==> flow/design.v <==
`timescale 1ns / 1ps
module day3_part2_top( clk, rst, rom_addr, rom_data, sum, done );
    input clk;
    input rst;
    output [13:0] rom_addr;
    input [7:0] rom_data;
    output [31:0] sum;
    output done;
    reg [13:0] addr;
    wire [7:0] rom_out;
    reg [63:0] sub_group1;
    reg [63:0] sub_group2;
    reg [63:0] sub_group3;
    reg [63:0] comparator;
    reg [7:0] value;
    reg [31:0] sum_triples;
    localparam READ_1 = 3'b000, READ_2 = 3'b001, READ_3 = 3'b010, COMPARE = 3'b011, GET_VAL = 3'b100, CHECK = 3'b101, DONE = 3'b110;
    reg [2:0] state;
    reg int_done;
    assign sum = sum_triples;
    assign done = int_done;
    assign rom_addr = addr;
    assign rom_out = rom_data;
    always @ (posedge clk)
    begin
    if (rst)
    begin
        addr <= 14'b0;
        sub_group1 <= 64'b0;
        sub_group2 <= 64'b0;
        sub_group3 <= 64'b0;
        comparator <= 64'b0;
        value <= 8'b0;
        sum_triples <= 32'b0;
        state <= READ_1;
        int_done <= 1'b0;
    end
    else
    case (state)
    READ_1:
    begin
        addr <= addr + 1;
        if (rom_out == 8'b0)
            state <= READ_2;
        else
            sub_group1[rom_out] <= 1'b1;
    end
    READ_2:
    begin
        addr <= addr + 1;
        if (rom_out == 8'b0)
            state <= READ_3;
        else
            sub_group2[rom_out] <= 1'b1;
    end
    READ_3:
    begin
        addr <= addr + 1;
        if (rom_out == 8'b0)
            state <= COMPARE;
        else
            sub_group3[rom_out] <= 1'b1;
    end
    COMPARE:
    begin
        comparator <= sub_group1 & sub_group2 & sub_group3;
        if ((sub_group1 & sub_group2 & sub_group3) != 64'b0)
        begin
            value <= 8'b0;
            state <= GET_VAL;
        end
        else
        begin
            state <= CHECK;
        end
    end
    GET_VAL:
    begin
        comparator <= comparator >> 1;
        value <= value + 1;
        if (comparator == 1'b1)
        begin
            state <= CHECK;
            sum_triples <= sum_triples + value;
        end
    end
    CHECK:
    begin
        if (rom_out == 8'b0)
            state <= DONE;
        else
        begin
            state <= READ_1;
            sub_group1 <= 64'b0;
            sub_group2 <= 64'b0;
            sub_group3 <= 64'b0;
            comparator <= 64'b0;
        end
    end
    DONE:
    begin
        int_done <= 1'b1;
    end
    endcase
    end
endmodule
# [From RTL to reports: day3_part2_top]
# Tool output for the design above, in the order of the flow.
# Lines are those of the file above, counted from 1.
# Operators carry their Yosys type and port widths (W data, S select, Z words).
# Not given: n/a
[design] top="day3_part2_top" clock_port="clk" lib="sky130hd" corner="tt_025C_1v80"

# [Elaborated design]
# Counts by Yosys on the flattened word-level netlist (proc, flatten, opt, wreduce; memories kept). Register bits leave out memories and registers merged into their read ports (data or address). Print and check cells are left out. Cells with the same type and inputs are merged into one.
[classes] n_addsub=4 n_eq=16 shifts=1 n_mux=17 bitwise=9 reduce_and_logical=17
[op_table] op="$pmux W64 S2" count=3
[op_table] op="$and A64 B64 Y64" count=5
[op_table] op="$mux W64" count=4
[op_table] op="$or A64 B64 Y64" count=3
[op_table] op="$pmux W64 S3" count=1
[op_table] op="$shift A1 B9 Y64 const A" count=1
[op_table] op="$eq A64 B1 Y1 const B" count=1
[op_table] op="$not A64 Y64" count=1
[op_table] op="$reduce_bool A64 Y1" count=1
[op_table] op="$add A32 B8 Y32" count=1
[op_table] op="$ne A2 B2 Y1 const B" count=9
[op_table] op="$pmux W3 S6" count=1
[op_table] op="$pmux W8 S2" count=1
[op_table] op="$mux W3" count=5
[op_table] op="$add A14 B1 Y14 const B" count=1
[op_table] op="$eq A3 B3 Y1 const B" count=3
[op_table] op="$reduce_and A3 Y1" count=3
[op_table] op="$neg A8 Y9" count=1
[op_table] op="$reduce_bool A2 Y1" count=4
[op_table] op="$add A8 B1 Y8 const B" count=1
[op_table] op="$logic_not A8 Y1" count=1
[op_table] op="$mux W8" count=1
[op_table] op="$reduce_and A2 Y1" count=3
[op_table] op="$eq A3 B2 Y1 const B" count=2
[op_table] op="$reduce_bool A6 Y1" count=1
[op_table] op="$reduce_and A5 Y1" count=1
[op_table] op="$eq A3 B1 Y1 const B" count=1
[op_table] op="$logic_not A3 Y1" count=1
# Other operator kinds: 3; their cells: 3.
[bits] ff_bits=314 output_inout_bits=47 wordCells=73

# [Depth]
# Longest topological path by Yosys (ltp), each cell counted once; first at word level (registers and memories cut), then after technology mapping (sequential cells cut; the memories' decode and read muxes count).
[depth] depth_word=7 abc_area=0 depth_mapped=11 depth_no_buf=10

# [Netlist]
# Source: synth_stat.txt of the flow (Yosys; design flattened, memories mapped). It holds for the ABC_AREA given above (unset counts as 0); a run with the other value may have another netlist.
# The area totals of this step are shown rounded.
[by_type] cell="sky130_fd_sc_hd__dfxtp_1" count=318 type_area_um2=6.37E+03
[by_type] cell="sky130_fd_sc_hd__nor2_1" count=242 type_area_um2=908.371
[by_type] cell="sky130_fd_sc_hd__a21oi_1" count=133 type_area_um2=665.638
[by_type] cell="sky130_fd_sc_hd__a311oi_1" count=63 type_area_um2=551.779
[by_type] cell="sky130_fd_sc_hd__nand2_1" count=146 type_area_um2=548.026
[by_type] cell="sky130_fd_sc_hd__a22o_1" count=57 type_area_um2=499.229
[by_type] cell="sky130_fd_sc_hd__nand2b_1" count=68 type_area_um2=425.408
[by_type] cell="sky130_fd_sc_hd__nand3_1" count=83 type_area_um2=415.398
[by_type] cell="sky130_fd_sc_hd__clkbuf_1" count=79 type_area_um2=296.534
[by_type] cell="sky130_fd_sc_hd__o21ai_0" count=46 type_area_um2=230.221
[by_type] cell="sky130_fd_sc_hd__nor4_1" count=31 type_area_um2=193.936
[by_type] cell="sky130_fd_sc_hd__nand4_1" count=30 type_area_um2=187.68
[by_type] cell="sky130_fd_sc_hd__xnor2_1" count=19 type_area_um2=166.41
[by_type] cell="sky130_fd_sc_hd__ha_1" count=11 type_area_um2=137.632
[by_type] cell="sky130_fd_sc_hd__xor2_1" count=11 type_area_um2=96.342
[by_type] cell="sky130_fd_sc_hd__buf_2" count=15 type_area_um2=75.072
[by_type] cell="sky130_fd_sc_hd__or4_1" count=10 type_area_um2=75.072
[by_type] cell="sky130_fd_sc_hd__nor3_1" count=14 type_area_um2=70.067
# Not listed: further types 38, cells in them 118.
[synth_totals] cell_count=1494 synth_area_mm2=0.013 ff_cells=318

# [Timing after synthesis]
# Source: OpenSTA report_checks on the synthesized netlist (no wires, ideal clock, input and output delay 20% of the period each), path of least setup slack; recovery checks are left aside. Register names are those of the netlist, which keeps one name where synthesis merged equal registers.
[synth_path] path_kind="input to register" startpoint="input rom_data[0]" endpoint="register sub_group2[17]" tclk_ns=4.0 setup_time_ns=0.065 arrival_ns=2.794 required_time_ns=3.935 slack_ns=1.141 delay_ns=2.059 path_stages=10 n_path_buf=1 synth_period_reached_ns=2.859
# "delay_ns" is the arrival time less input delay plus setup time.
# "path_stages": output pins that drive a net of the path, with the launching flip-flop's if there is one; two outputs of one cell count as two.
# "synth_period_reached_ns" is the clock period less the worst setup slack; recovery checks do not enter. This is arithmetic on one report: input and output delays are still those of the set period (20% each).
# Between the ends stands the longest chain of elaborated cells between them, by number of cells; it is not shown to be the way that was timed. Of several equally long chains one is given.
# Each line given opens the expression or statement behind the cell; cells for indexed reads and writes are added by Yosys, which also makes memories of some case tables.
# A register here has more assigning lines than the two given.
[synth_via] path_cell_list="sky130_fd_sc_hd__clkbuf_1 -> sky130_fd_sc_hd__inv_1 -> sky130_fd_sc_hd__ha_1 -> sky130_fd_sc_hd__nor3b_1 -> sky130_fd_sc_hd__or3b_2 -> sky130_fd_sc_hd__a21oi_1 -> sky130_fd_sc_hd__o221ai_1 -> sky130_fd_sc_hd__nor2_1 -> sky130_fd_sc_hd__a21oi_1 -> sky130_fd_sc_hd__nor2_1" elab_chain_len=7 cone_cells=12 classes_between="1 x add/sub; 2 x eq/ne; 1 x shift; 3 x mux; 3 x logic; 2 x reduce/logical"
[synth_rtl] item="start: declaration" line_no=6 rtl="input [7:0] rom_data;"
[synth_rtl] item="$neg A8 Y9" line_no=54 rtl="sub_group2[rom_out] <= 1'b1;"
[synth_rtl] item="$shift A1 B9 Y64" line_no=54
[synth_rtl] item="$not A64 Y64" line_no=54
[synth_rtl] item="$and A64 B64 Y64" line_no=54
[synth_rtl] item="$or A64 B64 Y64" line_no=54
[synth_rtl] item="$mux W64" line_no=51 rtl="if (rom_out == 8'b0)"
[synth_rtl] item="$pmux W64 S2" line_no=39 rtl="case (state)"
[synth_rtl] item="end: assignment" line_no=30 rtl="sub_group2 <= 64'b0;"
[synth_rtl] item="end: assignment" line_no=54
[synth_rtl] item="end: declaration" line_no=12 rtl="reg [63:0] sub_group2;"

# [Worst path after layout]
# From the final timing report of run 4: the path of least setup slack in the routed layout; clock arrival at registers is part of the times.
[layout_path] path_kind="register to register" startpoint="register comparator[46]" endpoint="register sum_triples[24]" tclk_ns=4.0 setup_time_ns=0.07 arrival_ns=3.64 required_time_ns=4.44 slack_ns=0.81 path_stages=8 n_path_buf=0
# Between the ends stands the longest chain of elaborated cells between them, by number of cells; it is not shown to be the way that was timed. Of several equally long chains one is given.
# A register here has more assigning lines than the two given.
[layout_via] path_cell_list="sky130_fd_sc_hd__dfxtp_1 -> sky130_fd_sc_hd__nor4_2 -> sky130_fd_sc_hd__nand4_1 -> sky130_fd_sc_hd__nor4_4 -> sky130_fd_sc_hd__nand3_4 -> sky130_fd_sc_hd__a2111oi_4 -> sky130_fd_sc_hd__or3b_1 -> sky130_fd_sc_hd__a21oi_1" elab_chain_len=2 cone_cells=2 classes_between="1 x eq/ne; 1 x reduce/logical"
[layout_rtl] item="start: declaration" line_no=14 rtl="reg [63:0] comparator;"
[layout_rtl] item="start: assignment" line_no=66 rtl="comparator <= sub_group1 & sub_group2 & sub_group3;"
[layout_rtl] item="start: assignment" line_no=79 rtl="comparator <= comparator >> 1;"
[layout_rtl] item="$eq A64 B1 Y1" line_no=81 rtl="if (comparator == 1'b1)"
[layout_rtl] item="$reduce_and A2 Y1"
[layout_rtl] item="end: assignment" line_no=34 rtl="sum_triples <= 32'b0;"
[layout_rtl] item="end: assignment" line_no=84 rtl="sum_triples <= sum_triples + value;"
[layout_rtl] item="end: declaration" line_no=16 rtl="reg [31:0] sum_triples;"

Flow measurements of day3_part2_top on sky130hd: 4 stored runs with different settings, listed in no order. Input and output delays are each 20% of the period that was set; the output load is 0.01 pF.
"achieved clock period" means the clock period less the worst setup slack. The figure is calculated, with input and output delays left at 20% of the set period.
Results are given in rounded form.
[run 1] settings: CELL_PAD_IN_SITES_DETAIL_PLACEMENT=2, CELL_PAD_IN_SITES_GLOBAL_PLACEMENT=3, CORE_UTILIZATION=47, CTS_CLUSTER_SIZE=79, GPL_TIMING_DRIVEN=1, MAX_ROUTING_LAYER=met4, MIN_ROUTING_LAYER=met1, period_ns=2.58, CAP_MARGIN=20, CORE_MARGIN=2, SLEW_MARGIN=20
[run 1] result: did not finish, placement stopped with GPL-0301
[run 2] settings: ABC_AREA=1, CAP_MARGIN=5, CELL_PAD_IN_SITES_GLOBAL_PLACEMENT=2, CORE_ASPECT_RATIO=1.08, CORE_MARGIN=8, CORE_UTILIZATION=50, CTS_CLUSTER_DIAMETER=62, CTS_CLUSTER_SIZE=100, GPL_ROUTABILITY_DRIVEN=0, GPL_TIMING_DRIVEN=1, MIN_ROUTING_LAYER=met1, PLACE_DENSITY=0.64, SETUP_SLACK_MARGIN=0.11, SLEW_MARGIN=5, TNS_END_PERCENT=65, period_ns=3.46
[run 2] result: did not finish, placement stopped with GPL-0301
[run 3] settings: ABC_AREA=1, CAP_MARGIN=40, CELL_PAD_IN_SITES_GLOBAL_PLACEMENT=2, CORE_ASPECT_RATIO=1.08, CORE_MARGIN=2, CORE_UTILIZATION=50, CTS_CLUSTER_DIAMETER=366, CTS_CLUSTER_SIZE=64, GPL_ROUTABILITY_DRIVEN=1, GPL_TIMING_DRIVEN=0, HOLD_SLACK_MARGIN=0.05, MIN_ROUTING_LAYER=met2, PLACE_DENSITY=0.64, SETUP_SLACK_MARGIN=0.11, SLEW_MARGIN=5, TNS_END_PERCENT=65, period_ns=3.46
[run 3] result: did not finish, placement stopped with GPL-0301
[run 4] settings: CORE_MARGIN=8, GPL_ROUTABILITY_DRIVEN=0, period_ns=4.0, CAP_MARGIN=20, CORE_UTILIZATION=40, SLEW_MARGIN=20
[run 4] result: chip area after synthesis (Yosys) 0.013 mm², die area 0.038 mm², utilization 47 %, worst setup slack after layout 0.81 ns, total negative slack 0.000 ns, worst hold slack 0.45 ns, achieved clock period 3.194 ns
